==> flow/design.v <==
module cla_adder(input c_in, input [3:0] A, B, output [3:0] Output, output c_out);
wire [3:0] prop,gen,carry;
assign carry[0]=c_in;
assign gen[0]=A[0]&B[0];
assign prop[0]=A[0]|B[0];
assign carry[1]=(carry[0]&prop[0])|gen[0];
assign Output[0]=A[0]^B[0]^carry[0];
assign gen[1]=A[1]&B[1];
assign prop[1]=A[1]|B[1];
assign carry[2]=(carry[1]&prop[1])|gen[1];
assign Output[1]=A[1]^B[1]^carry[1];
assign gen[2]=A[2]&B[2];
assign prop[2]=A[2]|B[2];
assign carry[3]=(carry[2]&prop[2])|gen[2];
assign Output[2]=A[2]^B[2]^carry[2];
assign gen[3]=A[3]&B[3];
assign prop[3]=A[3]|B[3];
assign c_out=(carry[3]&prop[3])|gen[3];
assign Output[3]=A[3]^B[3]^carry[3];
endmodule
module ones_compliment (
    input [7:0] A,  
    output [7:0] Output
   );
assign Output[0]=A[0]^1;
assign Output[1]=A[1]^1;
assign Output[2]=A[2]^1;
assign Output[3]=A[3]^1;
assign Output[4]=A[4]^1;
assign Output[5]=A[5]^1;
assign Output[6]=A[6]^1;
assign Output[7]=A[7]^1;
endmodule
module twos_compliment (
    input [7:0] A,   
    output [7:0] Output  
   );
wire c_out,c_out2;
wire [7:0] temp_value;
ones_compliment COMPLIMENT1(.A(A),.Output(temp_value));
cla_adder ADDER1(.c_in(1'b0), .A(temp_value[3:0]), .B(4'd1), .Output(Output[3:0]), .c_out(c_out));
cla_adder ADDER2(.c_in(1'b0), .A(temp_value[7:4]), .B({3'd0,c_out}), .Output(Output[7:4]), .c_out(c_out2));
endmodule
module ripple_cla( input c_in, input [7:0] A, B, output [7:0] Output, output c_out);
wire temp_c;
wire [7:0] D;
assign D[0]=B[0]^c_in;
assign D[1]=B[1]^c_in;
assign D[2]=B[2]^c_in;
assign D[3]=B[3]^c_in;
assign D[4]=B[4]^c_in;
assign D[5]=B[5]^c_in;
assign D[6]=B[6]^c_in;
assign D[7]=B[7]^c_in;
cla_adder CLA1(.c_in(c_in),.c_out(temp_c),.A(A[3:0]),.B(D[3:0]),.Output(Output[3:0]));
cla_adder CLA2(.c_in(temp_c),.c_out(c_out),.A(A[7:4]),.B(D[7:4]),.Output(Output[7:4]));
endmodule
module ripple_cla16(input c_in, input [15:0] A, B, output [15:0] Output, output c_out);
wire temp1_c,temp2_c,temp3_c;
wire [15:0] D;
assign D[0]=B[0]^c_in;
assign D[1]=B[1]^c_in;
assign D[2]=B[2]^c_in;
assign D[3]=B[3]^c_in;
assign D[4]=B[4]^c_in;
assign D[5]=B[5]^c_in;
assign D[6]=B[6]^c_in;
assign D[7]=B[7]^c_in;
assign D[8]=B[8]^c_in;
assign D[9]=B[9]^c_in;
assign D[10]=B[10]^c_in;
assign D[11]=B[11]^c_in;
assign D[12]=B[12]^c_in;
assign D[13]=B[13]^c_in;
assign D[14]=B[14]^c_in;
assign D[15]=B[15]^c_in;
cla_adder CLA1(.c_in(c_in),.c_out(temp1_c),.A(A[3:0]),.B(D[3:0]),.Output(Output[3:0]));
cla_adder CLA2(.c_in(temp1_c),.c_out(temp2_c),.A(A[7:4]),.B(D[7:4]),.Output(Output[7:4]));
cla_adder CLA3(.c_in(temp2_c),.c_out(temp3_c),.A(A[11:8]),.B(D[11:8]),.Output(Output[11:8]));
cla_adder CLA4(.c_in(temp3_c),.c_out(c_out),.A(A[15:12]),.B(D[15:12]),.Output(Output[15:12]));
endmodule
module booth_multiplier (
	input clk,  
	input en,  
	input [7:0] A,B,
	output [15:0] Output
);
reg [15:0] posA, negA;
reg [7:0] tempB;
wire [7:0] compA;
reg prev;
wire c_out1, c_out2;
wire [15:0] posOutput, negOutput;
reg [15:0] temp_Output;
function [7:0] sign;  
  input [7:0] A;
  input [7:0] B;
  if(A[7]==B[7])
    sign=0;
  else
    sign=1;
endfunction
function [7:0] absolute_value;  
  input [7:0] input_value;
  if(input_value>8'd127)
    absolute_value=9'd256-input_value;
  else
    absolute_value=input_value;
endfunction
assign Output=(sign(A,B)==1)?(17'd65536-temp_Output):temp_Output;
always @(posedge clk)
begin
  if(en==1)
  begin
    if(tempB[0]==1 & prev==0)
      temp_Output<=posOutput;
    else if(tempB[0]==0 & prev==1)
      temp_Output<=negOutput;
    prev<=tempB[0];
    posA<=(posA<<1);  
    negA<=(negA<<1);  
    tempB<=(tempB>>1);  
  end
  else
    begin
      posA<={8'd0,absolute_value(A)};
      negA<={8'b11111111,compA};
      tempB<=absolute_value(B);
      prev<=1'b0;
      temp_Output<=16'd0;
    end
end
twos_compliment COMPLIMENT1(.A(absolute_value(A)), .Output(compA));
ripple_cla16 CLA1(.c_in(1'b0), .A(temp_Output), .B(negA), .Output(posOutput), .c_out(c_out1));
ripple_cla16 CLA2(.c_in(1'b0), .A(temp_Output), .B(posA), .Output(negOutput), .c_out(c_out2));
endmodule
module display_module (
	input clk,  
	input rst,  
  	input [6:0] b1,b2,b3,b4,  
  	output output_o1,output_o2,output_o3,output_o4,
  	output [0:6] output_bcd
);
reg o1,o2,o3,o4;
reg [0:6] bcd;
reg [63:0] display_count; 
reg [63:0] count;  
assign output_o1=o1;
assign output_o2=o2;
assign output_o3=o3;
assign output_o4=o4;
assign output_bcd=bcd;
always @(posedge clk)
begin
	if(rst==1)
		count=0;
	else
		count=display_count+1;
	if(count%256<=60)
	begin
		o1<=1;
		o2<=1;
		o3<=1;
		o4<=0;
		bcd<=b4;
	end
	else if(count%256>60 & count%256<=120)
	begin
		o1<=1;
		o2<=1;
		o3<=0;
		o4<=1;
		bcd<=b3;
	end
	else if(count%256>120 & count%256<=180 )
	begin
		o1<=1;
		o2<=0;
		o3<=1;
		o4<=1;
		bcd<=b2;
	end
	else if(count%256>180 & count%256<=240 )
	begin
		o1<=0;
		o2<=1;
		o3<=1;
		o4<=1;
		bcd<=b1;
	end
	else if(count==240)
	begin
		count=0;
	end
	display_count<=count;
end
endmodule
module alu(input read,write,dig1,dig2,dig3,dig4,rst,clk,rev,exec,sign, output o1,o2,o3,o4, output [0:6] bcd);
localparam RESET=4'd0;
localparam IDLE=4'd1;
localparam ADDRESS=4'd2;
localparam DISPLAY=4'd3;
localparam WRITE=4'd4;
localparam EXECUTE=4'd5;
localparam DEBOUNCER_CONSTANT=32'b0111_1111_1111_1111_1111_1111_1111_1111;
localparam DEBOUNCER_CLOCK=10;
localparam OPERATOR=4'd1;
localparam OPERAND1=4'd2;
localparam OPERAND2=4'd3;
localparam ADD=4'd0;
localparam SUB=4'd1;
localparam MUL=4'd2;
localparam DIV=4'd3;
reg [3:0] state, location_state;  
reg [3:0] location_state_q;
reg [3:0] di1,di2,di3,di4,di5,add1,add2,add4;  
reg [3:0] di1_q,di2_q,di3_q,di4_q,di5_q,add1_q,add2_q,add4_q;
reg [6:0] b1,b2,b3,b4;  
reg [6:0] b1_q,b2_q,b3_q,b4_q;
reg [63:0] main_count; 
reg [63:0] main_count_q;
reg [31:0] debouncer4,debouncer3,debouncer2,debouncer1;  
reg [31:0] debouncer4_q,debouncer3_q,debouncer2_q,debouncer1_q;
reg [7:0] value, address;  
reg [7:0] value_q, address_q;
reg [31:0] temp_register;  
reg [31:0] temp_register_q;
reg mem_we;  
reg [31:0] mem_wdata;  
reg [31:0] memory[0:31];  
reg [7:0] temp_value,temp_display1,temp_display2;  
reg idle,address_read,mul_en;  
reg address_read_q,mul_en_q;
reg sign_1, sign_2; 
reg sign_1_q, sign_2_q;
wire temp_c_sub,temp_c_add;  
wire [7:0] add_output,sub_output;  
wire [15:0] mul_output, div_output;
function [6:0] bcd_number;  
	input reg [3:0] d;
	case (d)
		4'd0:bcd_number=7'b0000001;
		4'd1:bcd_number=7'b1001111;
		4'd2:bcd_number=7'b0010010;
		4'd3:bcd_number=7'b0000110;
		4'd4:bcd_number=7'b1001100;
		4'd5:bcd_number=7'b0100100;
		4'd6:bcd_number=7'b0100000;
		4'd7:bcd_number=7'b0001111;
		4'd8:bcd_number=7'b0000000;
		4'd9:bcd_number=7'b0001100;
		4'd10:bcd_number=7'b0001000;
		4'd11:bcd_number=7'b1100000;
		4'd12:bcd_number=7'b0110001;
		4'd13:bcd_number=7'b1000010;
		4'd14:bcd_number=7'b0110000;
		4'd15:bcd_number=7'b0111000;
		default:bcd_number=7'b1111111;
	endcase
endfunction
function [6:0] bcd_operator;  
	input reg [3:0] d;
	case (d)
		ADD:bcd_operator=7'b0001000;
		SUB:bcd_operator=7'b0100100;
		MUL:bcd_operator=7'b0011000;
		DIV:bcd_operator=7'b1000010;
		default:bcd_operator=7'b1111111;
	endcase
endfunction
function [7:0] absolute_value;  
	input [7:0] input_value;
	if(input_value>8'd127)
		absolute_value=9'd256-input_value;
	else
		absolute_value=input_value;
endfunction
always @(*)
begin
	if (rst==1)
		state=RESET;
	else if(idle==1)
		state=IDLE;
	else if(address_read_q==1 & exec==1)
		state=EXECUTE;
	else if(address_read_q==1 & read==1)
		state=DISPLAY;
	else if (address_read_q==1 & write==1)
		state=WRITE;
	else if (read==1 | write==1 | exec==1)
		state=ADDRESS;
	else
		state=IDLE;
end
always @(posedge clk)
begin
	if(read==1 | write==1 | rst==1 | exec==1)
		idle<=0;
	else
		idle<=1;
end
always @(*)
begin
	mul_en=mul_en_q;address_read=address_read_q;
	location_state=location_state_q;
	address=address_q;value=value_q;
	di1=di1_q;di2=di2_q;di3=di3_q;di4=di4_q;di5=di5_q;add1=add1_q;add2=add2_q;add4=add4_q;
	b1=b1_q;b2=b2_q;b3=b3_q;b4=b4_q;
	main_count=main_count_q;
	debouncer1=debouncer1_q;debouncer2=debouncer2_q;debouncer3=debouncer3_q;debouncer4=debouncer4_q;
	temp_register=temp_register_q;
	sign_1=sign_1_q;sign_2=sign_2_q;
	temp_value=0;temp_display1=0;temp_display2=0;
	mem_we=0;mem_wdata=0;
	case(state)
		RESET:
			begin
				mul_en=0;address_read=0;
				location_state=RESET;
				address=0;value=0;  
				main_count=0;temp_register=0;sign_1=1;sign_2=1;
				debouncer1=0;debouncer2=0;debouncer3=0;debouncer4=0;
				di1=0;di2=0;di3=0;di4=0;di5=0;add1=0;add2=0;add4=0;  
				b4=7'b0110001;	 
				b3=7'b1110001;	 
				b2=7'b0110000;	 
				b1=7'b1101010;	 
			end
		IDLE:
			begin
				mul_en=0;address_read=0;
				location_state=RESET;
				b4=7'b1001111;	 
				b3=7'b1000010;	 
				b2=7'b1110001;	 
				b1=7'b0110000;	 
			end
		ADDRESS:
			begin
				main_count=main_count+1;
				if(main_count==DEBOUNCER_CLOCK)
				begin
					debouncer1=(debouncer1<<1)+dig1;
					debouncer2=(debouncer2<<1)+dig2;
					debouncer4=(debouncer4<<1)+dig4;
					if(debouncer4==DEBOUNCER_CONSTANT)
					begin
						address_read=1;
						address={add2,add1};  
					end
					else
					begin
						if(debouncer1==DEBOUNCER_CONSTANT)
						begin
							if(rev==0) 
								add1=(add1+1)%16;
							else
								add1=(add1-1)%16;
						end
						if(debouncer2==DEBOUNCER_CONSTANT)
						begin
							if(rev==0) 
								add2=(add2+1)%2;
							else
								add2=(add2-1)%2;
						end
					end
					main_count=0;
					b4=7'b0001000;	 
					b3=7'b1000010;	 
					b2=bcd_number(add2);
					b1=bcd_number(add1);
				end
			end
		EXECUTE:
			begin
				temp_register=memory[address_q];
				case(temp_register[3:0])
					ADD:
						begin
							temp_value=absolute_value(add_output);
							if(temp_register[15]==0 & temp_register[23]==0 & add_output[7]==1)
							begin
								b3=7'b1111111; 
								b2=7'b1111111; 
								b1=7'b1100010;  
							end
							else if(temp_register[15]==1 & temp_register[23]==1 & add_output[7]==0)
							begin
								b3=7'b1111111; 
								b2=7'b1111111; 
								b1=7'b1100011;  
							end
							else
							begin
								if(temp_value!=add_output)
									b3=7'b1111110;  
								else
									b3=7'b1111111; 
								b4=7'b1110110;  
								b2=bcd_number(temp_value[7:4]);
								b1=bcd_number(temp_value[3:0]);
							end
						end
					SUB:
						begin
							temp_value=absolute_value(sub_output);
							if(temp_register[15]==0 & temp_register[23]==1 & sub_output[7]==1)
							begin
								b3=7'b1111111; 
								b2=7'b1111111; 
								b1=7'b1100010;  
							end
							else if(temp_register[15]==1 & temp_register[23]==0 & sub_output[7]==0)
							begin
								b3=7'b1111111; 
								b2=7'b1111111; 
								b1=7'b1100011;  
							end
							else
							begin
								if(temp_value!=sub_output)
									b3=7'b1111110;  
								else
									b3=7'b1111111; 
								b4=7'b1110110;  
								b2=bcd_number(temp_value[7:4]);
								b1=bcd_number(temp_value[3:0]);
							end
						end
					MUL:
						begin
							mul_en=1;
							b4=bcd_number(mul_output[15:12]);
							b3=bcd_number(mul_output[11:8]);
							b2=bcd_number(mul_output[7:4]);
							b1=bcd_number(mul_output[3:0]);
						end
					DIV:
						begin
							b2=bcd_number(div_output[7:4]);
							b1=bcd_number(div_output[3:0]);
						end
					default:
						begin
							b4=7'b1110110;  
							b2=7'b1111110;  
							b1=7'b1111110;  
						end
				endcase
			end
		WRITE:
			begin
				main_count=main_count+1;
				if(main_count==DEBOUNCER_CLOCK)
				begin
					debouncer1=(debouncer1<<1)+dig1;
					debouncer2=(debouncer2<<1)+dig2;
					debouncer3=(debouncer3<<1)+dig3;
					debouncer4=(debouncer4<<1)+dig4;
					if(location_state==RESET)
						location_state=OPERATOR;
					if(debouncer4==DEBOUNCER_CONSTANT)
					begin
						location_state=location_state+1;
						if(location_state>=4)
						begin
							if(sign_1==0)
								temp_display1 = 9'd256-{di3,di2};
							else
								temp_display1={di3,di2};
							if(sign_2==0)
								temp_display2 = 9'd256-{di5,di4};
							else
								temp_display2={di5,di4};
							mem_we=1;
							mem_wdata={8'd0,temp_display2,temp_display1,4'd0,di1};
							address_read=0;
							location_state=RESET;
						end
					end
					else
					begin
						if (location_state==OPERATOR)
						begin
							if(debouncer1==DEBOUNCER_CONSTANT)
							begin
								if(rev==0) 
									di1=(di1+1)%4;
								else
									di1=(di1-1)%4;
							end
						end
						else if(location_state==OPERAND1)
						begin
							sign_1=sign;
							if(debouncer1==DEBOUNCER_CONSTANT)
							begin
								if(rev==0) 
									di2=(di2+1)%16;
								else
									di2=(di2-1)%16;
							end
							if(debouncer2==DEBOUNCER_CONSTANT)
							begin
								sign_1=sign;
								if(rev==0) 
									di3=(di3+1)%8;
								else
									di3=(di3-1)%8;
							end
						end
						else if(location_state==OPERAND2)
						begin
							if(debouncer1==DEBOUNCER_CONSTANT)
							begin
								sign_2=sign;
								if(rev==0) 
									di4=(di4+1)%16;
								else
									di4=(di4-1)%16;
							end
							if(debouncer2==DEBOUNCER_CONSTANT)
							begin
								sign_2=sign;
								if(rev==0) 
									di5=(di5+1)%8;
								else
									di5=(di5-1)%8;
							end
						end
					end
					main_count=0;
					if(location_state==OPERATOR)
					begin
						b4=7'b1100010;  
						b3=7'b0011000;  
						b2=7'b1111111; 
						b1=bcd_operator(di1);
					end
					else if (location_state==OPERAND1)
					begin
						b4=7'b1001111;  
						if(sign)
							b3=7'b1111111;  
						else
							b3=7'b1111110;  
						b2=bcd_number(di3);
						b1=bcd_number(di2);
					end
					else if (location_state==OPERAND2)
					begin
						b4=7'b0010010;  
						if(sign)
							b3=7'b1111111;  
						else
							b3=7'b1111110;  
						b2=bcd_number(di5);
						b1=bcd_number(di4);
					end
					else
					begin
						b4=7'b1111110;  
						b3=7'b1111110;  
						b2=7'b1111110;  
						b1=7'b1111110;  
					end
				end
			end
		DISPLAY:
			begin
				main_count=main_count+1;
				if(main_count==DEBOUNCER_CLOCK)
				begin
					debouncer1=(debouncer1<<1)+dig1;
					debouncer2=(debouncer2<<1)+dig2;
					debouncer3=(debouncer3<<1)+dig3;
					debouncer4=(debouncer4<<1)+dig4;
					if(debouncer4==DEBOUNCER_CONSTANT)
					begin
						address_read=0;
						location_state=RESET;
					end
					else
					begin
						if(debouncer1==DEBOUNCER_CONSTANT)
							location_state=OPERATOR;
						if(debouncer2==DEBOUNCER_CONSTANT)
							location_state=OPERAND1;
						if(debouncer3==DEBOUNCER_CONSTANT)
							location_state=OPERAND2;
					end
					main_count=0;
					temp_register=memory[address_q];
					if(location_state==OPERATOR)
					begin
						b4=7'b1100010;  
						b3=7'b0011000;  
						b2=7'b1111111; 
						b1=bcd_operator(temp_register[3:0]);
					end
					else if (location_state==OPERAND1)
					begin
						temp_value=absolute_value(temp_register[15:8]);
						b4=7'b1001111;  
						if(temp_value!=temp_register[15:8])
							b3=7'b1111110;  
						else
							b3=7'b1111111; 
						b2=bcd_number(temp_value[7:4]);
						b1=bcd_number(temp_value[3:0]);
					end
					else if (location_state==OPERAND2)
					begin
						temp_value=absolute_value(temp_register[23:16]);
						b4=7'b0010010;  
						if(temp_value!=temp_register[23:16])
							b3=7'b1111110;  
						else
							b3=7'b1111111; 
						b2=bcd_number(temp_value[7:4]);
						b1=bcd_number(temp_value[3:0]);
					end
					else
					begin
						b4=7'b1000010;	 
						b3=7'b1001111;	 
						b2=7'b0100100;	 
						b1=7'b0011000;	 
					end
				end
			end
	endcase
end
always @(posedge clk)
begin
	mul_en_q<=mul_en;address_read_q<=address_read;
	location_state_q<=location_state;
	address_q<=address;value_q<=value;
	di1_q<=di1;di2_q<=di2;di3_q<=di3;di4_q<=di4;di5_q<=di5;add1_q<=add1;add2_q<=add2;add4_q<=add4;
	b1_q<=b1;b2_q<=b2;b3_q<=b3;b4_q<=b4;
	main_count_q<=main_count;
	debouncer1_q<=debouncer1;debouncer2_q<=debouncer2;debouncer3_q<=debouncer3;debouncer4_q<=debouncer4;
	temp_register_q<=temp_register;
	sign_1_q<=sign_1;sign_2_q<=sign_2;
	if(mem_we)
		memory[address_q]<=mem_wdata;
end
assign div_output=16'd0;
ripple_cla RIPPLE_CLA1(.c_in(1'b0), .c_out(temp_c_add), .A(temp_register_q[15:8]), .B(temp_register_q[23:16]), .Output(add_output));
ripple_cla RIPPLE_CLA2(.c_in(1'b1), .c_out(temp_c_sub), .A(temp_register_q[15:8]), .B(temp_register_q[23:16]), .Output(sub_output));
booth_multiplier BOOTH(.clk(clk), .A(temp_register_q[15:8]), .B(temp_register_q[23:16]), .en(mul_en_q), .Output(mul_output));
display_module DISPLAY1(.clk(clk), .rst(rst), .b1(b1_q), .b2(b2_q), .b3(b3_q), .b4(b4_q), .output_bcd(bcd), .output_o1(o1), .output_o2(o2), .output_o3(o3), .output_o4(o4));
endmodule
* Step by step through the tools: alu
What the tools print for alu, step after step.
Lines are those of the file above, counted from 1.
Library cell names are shortened.
A cell with - has no value.
- Design top :: alu
- Clock input :: clk
- Cell library :: sky130hd
- Corner :: tt_025C_1v80

* After elaboration
Counts by Yosys on the flattened word-level netlist (proc, flatten, opt, wreduce; memories kept). Print and check cells are left out.
Memory sizes are those after Yosys's memory passes, which may raise the word count (mostly to a power of two), join words into wider ones and drop unused or constant bits.
- RAM bits :: 1024
- Register bits :: 413
- Bits in latches :: 0
- Memories kept :: 21
- ROM bits :: 2240
- Clocked read ports x word width :: 32
- Bits of input ports :: 11
** Memories
- memory :: depth 32, bits a word 32, rd ports 1, write ports 1, line 230 : reg [31:0] memory[0:31];
- (no name shown) :: depth 16, bits a word 7, rd ports 1, write ports 0, line 241 : case (d)
- (no name shown) :: depth 16, bits a word 7, rd ports 1, write ports 0, line 241
- (no name shown) :: depth 16, bits a word 7, rd ports 1, write ports 0, line 241
- (no name shown) :: depth 16, bits a word 7, rd ports 1, write ports 0, line 241
- (no name shown) :: depth 16, bits a word 7, rd ports 1, write ports 0, line 241
Memories not listed: 15.
- Shift-type cells :: 0
- Bitwise operators :: 312
- $add $sub $neg :: 30
- $mul :: 0
- $lt $le $gt $ge :: 14
- Divide/modulo/power cells :: 0
- Reduce/logical cells :: 36
- Eq/ne operators :: 54
- Multiplexer cells :: 243
** Operators with widths (number)
- 64-bit two-way mux :: 7
- 7-bit two-way mux :: 51
- 4-bit two-way mux :: 64
- 31-bit parallel mux with 2-bit select :: 4
- 8-bit two-way mux :: 23
- 7-bit parallel mux with 6-bit select :: 4
- 7-bit parallel mux with 4-bit select :: 5
- 32-bit by 1-bit adder with 32-bit output :: 4
- 32-bit by 31-bit equality test with 1-bit output with constant B :: 4
- 64-bit by 1-bit adder with 64-bit output with constant B :: 2
- 64-bit parallel mux with 2-bit select :: 1
- 31-bit two-way mux :: 4
- 24-bit two-way mux :: 5
- 1-bit bitwise AND :: 105
- 1-bit bitwise XOR :: 98
- 1-bit OR :: 86
- 24-bit parallel mux with 3-bit select :: 1
- 1-bit by 8-bit subtractor with 8-bit output with constant A :: 8
- 64-bit by 4-bit equality test with 1-bit output with constant B :: 1
- 64-bit by 8-bit equality test with 1-bit output with constant B :: 1
- 8-bit by 7-bit > comparator with 1-bit output with constant B :: 7
- 4-bit parallel mux with 2-bit select :: 7
- 4-bit by 2-bit equality test with 1-bit output with constant B :: 12
- 16-bit two-way mux :: 3
- 1-bit two-way mux :: 41
- 8-bit inequality test :: 4
- 32-bit two-way mux :: 1
- 2-bit inequality test with constant B :: 14
Other operator kinds: 46; their cells: 122.

* Logic depth
Depth = most cells in a row (Yosys ltp): at word level without a register or memory, in the mapped netlist without a sequential cell, where the memories' decode and read muxes count.
- Word-level depth :: 32
- ABC_AREA :: 1
- Depth in mapped cells :: 29

* Netlist
The flow's flattened synthesis, as Yosys stat reports it; memories are mapped. The netlist is that of the ABC_AREA named above (0 if unset); the other value can give another one.
The area totals of this step are shown rounded.
** Cells by type
- edfxtp_1 :: number 920, total area 2.76E+04 um^2
- nand2_1 :: number 1022, total area 3.84E+03 um^2
- nor2_1 :: number 788, total area 2.96E+03 um^2
- nand3_1 :: number 416, total area 2.08E+03 um^2
- inv_1 :: number 549, total area 2.06E+03 um^2
- o21ai_0 :: number 381, total area 1.91E+03 um^2
- ha_1 :: number 124, total area 1.55E+03 um^2
- dfxtp_1 :: number 74, total area 1.48E+03 um^2
- fa_1 :: number 43, total area 860.826 um^2
- xor2_1 :: number 91, total area 797.014 um^2
- o221ai_1 :: number 77, total area 674.397 um^2
- a21oi_1 :: number 125, total area 625.6 um^2
- nand4_1 :: number 88, total area 550.528 um^2
- o211ai_1 :: number 58, total area 435.418 um^2
- nor3_1 :: number 81, total area 405.389 um^2
- buf_2 :: number 73, total area 365.35 um^2
- clkbuf_1 :: number 78, total area 292.781 um^2
- o31ai_1 :: number 24, total area 180.173 um^2
Other cell types: 39; their cells: 249.
- Chip area (Yosys) :: 50000 um^2
- Sequential area :: 29000 um^2
- Buffers :: 194
- Flip-flops :: 994
- Cell count :: 5261

* Timing after synthesis
OpenSTA on the mapped netlist: ideal clock, no wires. The path of least setup slack (recovery checks aside). Input and output delay are each 20% of the period. Register names are those of the netlist, which keeps one name where synthesis merged equal registers.
- Kind :: input port to flip-flop
- From :: input exec
- To :: register debouncer1_q[0]
- Period :: 10.0 ns
- Library setup time :: 0.673 ns
- Path delay :: 8.273 ns
- Required time :: 9.327 ns
- External input delay :: 2.000 ns
- Buffers on the path :: 1
- Stages :: 7
- Arrival :: 9.600 ns
- Path slack :: -0.274 ns
- Synthesis period reached :: 10.274 ns
"path delay" is the arrival time less input delay plus setup time.
"stages": output pins that drive a net of the path, with the launching flip-flop's if there is one; two outputs of one cell count as two.
"synthesis period reached" is the clock period less the worst setup slack; recovery checks do not enter. This is arithmetic on one report: input and output delays are still those of the set period (20% each).
The rows between start and end are the longest chain of elaborated cells between them; the timing report does not say that the signal goes this way. Where chains are equally long, one stands for them.
A line is the first line of the expression or statement that the cell stems from. Yosys adds cells for indexed reads and writes and turns some case tables into memories.
Only ways into the end's enable, where the timed path ends, are counted here.
- Cells stage by stage :: nor3_1 -> nor3_1 -> inv_1 -> nor2_1 -> nor2_1 -> clkbuf_1 -> o21ai_0
- Length of the longest elaborated chain :: 11
** Ends and longest elaborated chain, after synthesis
- from (decl) :: line 198 : module alu(input read,write,dig1,dig2,dig3,dig4,rst,clk,rev,exec,sign, output o1,o2,o3,o4, output [0:6] bcd);
- 1-bit OR :: line 290 : else if (read==1 | write==1 | exec==1)
- 2-bit two-way mux :: line 290
- 3-bit two-way mux :: line 288 : else if (address_read_q==1 & write==1)
- 3-bit two-way mux :: line 286 : else if(address_read_q==1 & read==1)
- 3-bit two-way mux :: line 284 : else if(address_read_q==1 & exec==1)
- 3-bit two-way mux :: line 282 : else if(idle==1)
- 3-bit two-way mux :: line 280 : if (rst==1)
- 4-bit by 2-bit equality test with 1-bit output :: line 315 : case(state)
- 3-bit OR reduction
- 2-bit by 1-bit inequality test with 1-bit output
- 2-bit AND reduction
- to (assign) :: line 643 : debouncer1_q<=debouncer1;debouncer2_q<=debouncer2;debouncer3_q<=debouncer3;debouncer4_q<=debouncer4;

* Timing after layout
From the final timing report of flow run 1: the path of least setup slack in the routed layout; clock arrival at registers is part of the times.
- Kind :: flip-flop to flip-flop
- From :: register BOOTH.posA[0]
- To :: register BOOTH.temp_Output[15]
- Buffers on the path :: 0
- Arrival :: 7.23 ns
- Required time :: 5.14 ns
- Period :: 4.49 ns
- Stages :: 20
- Library setup time :: 0.09 ns
- Path slack :: -2.09 ns
The rows between start and end are the longest chain of elaborated cells between them; the timing report does not say that the signal goes this way. Where chains are equally long, one stands for them.
At most two assigning lines are given for a register; there are more.
- Cells stage by stage :: dfxtp_2 -> ha_4 -> maj3_2 -> fa_2 -> fa_2 -> fa_2 -> fa_2 -> fa_2 -> fa_2 -> fa_2 -> fa_2 -> fa_2 -> fa_2 -> fa_2 -> fa_2 -> fa_2 -> xor2_1 -> o211ai_1 -> o21ai_1 -> a21oi_1
- Length of the longest elaborated chain :: 32
** Ends and longest elaborated chain, post-layout
- from (decl) :: line 88 : reg [15:0] posA, negA;
- from (assign) :: line 120 : posA<=(posA<<1);
- from (assign) :: line 126 : posA<={8'd0,absolute_value(A)};
- 1-bit bitwise AND :: line 4 : assign gen[0]=A[0]&B[0];
- 1-bit bitwise AND :: line 10 : assign carry[2]=(carry[1]&prop[1])|gen[1];
- 1-bit OR :: line 10
- 1-bit bitwise AND :: line 14 : assign carry[3]=(carry[2]&prop[2])|gen[2];
- 1-bit OR :: line 14
- 1-bit bitwise AND :: line 18 : assign c_out=(carry[3]&prop[3])|gen[3];
- 1-bit OR :: line 18
- [18 not listed]
- 1-bit bitwise AND :: line 10
- 1-bit OR :: line 10
- 1-bit bitwise AND :: line 14
- 1-bit OR :: line 14
- 1-bit bitwise XOR :: line 19 : assign Output[3]=A[3]^B[3]^carry[3];
- 16-bit two-way mux :: line 117 : else if(tempB[0]==0 & prev==1)
- 16-bit two-way mux :: line 115 : if(tempB[0]==1 & prev==0)
- to (assign) :: line 116 : temp_Output<=posOutput;
- to (assign) :: line 118 : temp_Output<=negOutput;
- to (decl) :: line 94 : reg [15:0] temp_Output;

Memo
Re: implementation data of alu

Below are 5 stored runs of the flow (Yosys, OpenROAD; platform sky130hd) on alu, each with its settings and what was measured, unordered. Constraints: input delay and output delay 20% of the set period each, output load 0.01 pF.
"period reached" means the clock period less the worst setup slack. The figure is calculated, with input and output delays left at 20% of the set period.
"time on the worst setup path" means the part of the period allowed to the worst setup path (the constraints hold back 20% at inputs and 20% at outputs) less its slack; where the path has registers, the arrival times of their clocks count too.
"overall power" is the tool's figure for a default switching activity; nothing was simulated.
Measured values are rounded.

** Flow run 1
- Settings :: ABC_AREA=1; CAP_MARGIN=20; CELL_PAD_IN_SITES_DETAIL_PLACEMENT=2; CORE_ASPECT_RATIO=0.66; CORE_MARGIN=3; CORE_UTILIZATION=40; CTS_CLUSTER_DIAMETER=49; CTS_CLUSTER_SIZE=64; MAX_ROUTING_LAYER=met4; MIN_ROUTING_LAYER=met1; PLACE_DENSITY=0.53; TNS_END_PERCENT=55; period_ns=4.49; SLEW_MARGIN=20
- Chip area in the Yosys report :: 50000 um^2
- Worst hold slack after layout :: 0.48 ns
- Period reached :: 6.579 ns
- Time on the worst setup path :: 6.58 ns
- Kind of the worst setup path :: flip-flop to flip-flop
- Overall power :: 30000 µW
- Setup TNS :: -410 ns
- Utilization :: 49%
- Die size :: 130000 um^2
- Worst setup slack after layout :: -2.1 ns
- Standard-cell area after layout :: 61000 um^2

** Flow run 2
- Settings :: ABC_AREA=0; CELL_PAD_IN_SITES_DETAIL_PLACEMENT=1; CTS_CLUSTER_DIAMETER=149; GPL_ROUTABILITY_DRIVEN=0; GPL_TIMING_DRIVEN=0; HOLD_SLACK_MARGIN=0.01; MAX_ROUTING_LAYER=met5; MIN_ROUTING_LAYER=met2; PLACE_DENSITY_LB_ADDON=0.0; TNS_END_PERCENT=75; period_ns=12.2; CAP_MARGIN=20; CORE_MARGIN=2; CORE_UTILIZATION=40; SLEW_MARGIN=20
- Chip area in the Yosys report :: 50000 um^2
- Worst hold slack after layout :: 0.44 ns
- Period reached :: 7.887 ns
- Time on the worst setup path :: 7.89 ns
- Kind of the worst setup path :: flip-flop to flip-flop
- Overall power :: 8900 µW
- Setup TNS :: 0.000 ns
- Utilization :: 46%
- Die size :: 130000 um^2
- Worst setup slack after layout :: 4.3 ns
- Standard-cell area after layout :: 57000 um^2

** Flow run 3
- Settings :: CTS_CLUSTER_DIAMETER=149; GPL_ROUTABILITY_DRIVEN=0; GPL_TIMING_DRIVEN=1; HOLD_SLACK_MARGIN=0.01; period_ns=10.0; CAP_MARGIN=20; CORE_MARGIN=2; CORE_UTILIZATION=40; SLEW_MARGIN=20
- Chip area in the Yosys report :: 50000 um^2
- Worst hold slack after layout :: 0.43 ns
- Period reached :: 8.017 ns
- Time on the worst setup path :: 8.02 ns
- Kind of the worst setup path :: flip-flop to flip-flop
- Overall power :: 11000 µW
- Setup TNS :: 0.000 ns
- Utilization :: 45%
- Die size :: 130000 um^2
- Worst setup slack after layout :: 2.0 ns
- Standard-cell area after layout :: 55000 um^2

** Flow run 4
- Settings :: CORE_UTILIZATION=45; SETUP_SLACK_MARGIN=1.83; period_ns=8.04; CAP_MARGIN=20; CORE_MARGIN=2; SLEW_MARGIN=20
- Chip area in the Yosys report :: 50000 um^2
- Worst hold slack after layout :: 0.43 ns
- Period reached :: 6.604 ns
- Time on the worst setup path :: 6.60 ns
- Kind of the worst setup path :: flip-flop to flip-flop
- Overall power :: 13000 µW
- Setup TNS :: 0.000 ns
- Utilization :: 51%
- Die size :: 110000 um^2
- Worst setup slack after layout :: 1.4 ns
- Standard-cell area after layout :: 56000 um^2

** Flow run 5
- Settings :: ABC_AREA=0; CAP_MARGIN=30; CELL_PAD_IN_SITES_GLOBAL_PLACEMENT=2; CORE_MARGIN=3; CORE_UTILIZATION=60; CTS_CLUSTER_DIAMETER=299; CTS_CLUSTER_SIZE=90; GPL_TIMING_DRIVEN=1; PLACE_DENSITY_LB_ADDON=0.22; TNS_END_PERCENT=35; period_ns=7.6; SLEW_MARGIN=20
- Chip area in the Yosys report :: 50000 um^2
- Worst hold slack after layout :: 0.39 ns
- Period reached :: 7.348 ns
- Time on the worst setup path :: 7.35 ns
- Kind of the worst setup path :: flip-flop to flip-flop
- Overall power :: 11000 µW
- Setup TNS :: 0.000 ns
- Utilization :: 64%
- Die size :: 86000 um^2
- Worst setup slack after layout :: 0.25 ns
- Standard-cell area after layout :: 52000 um^2
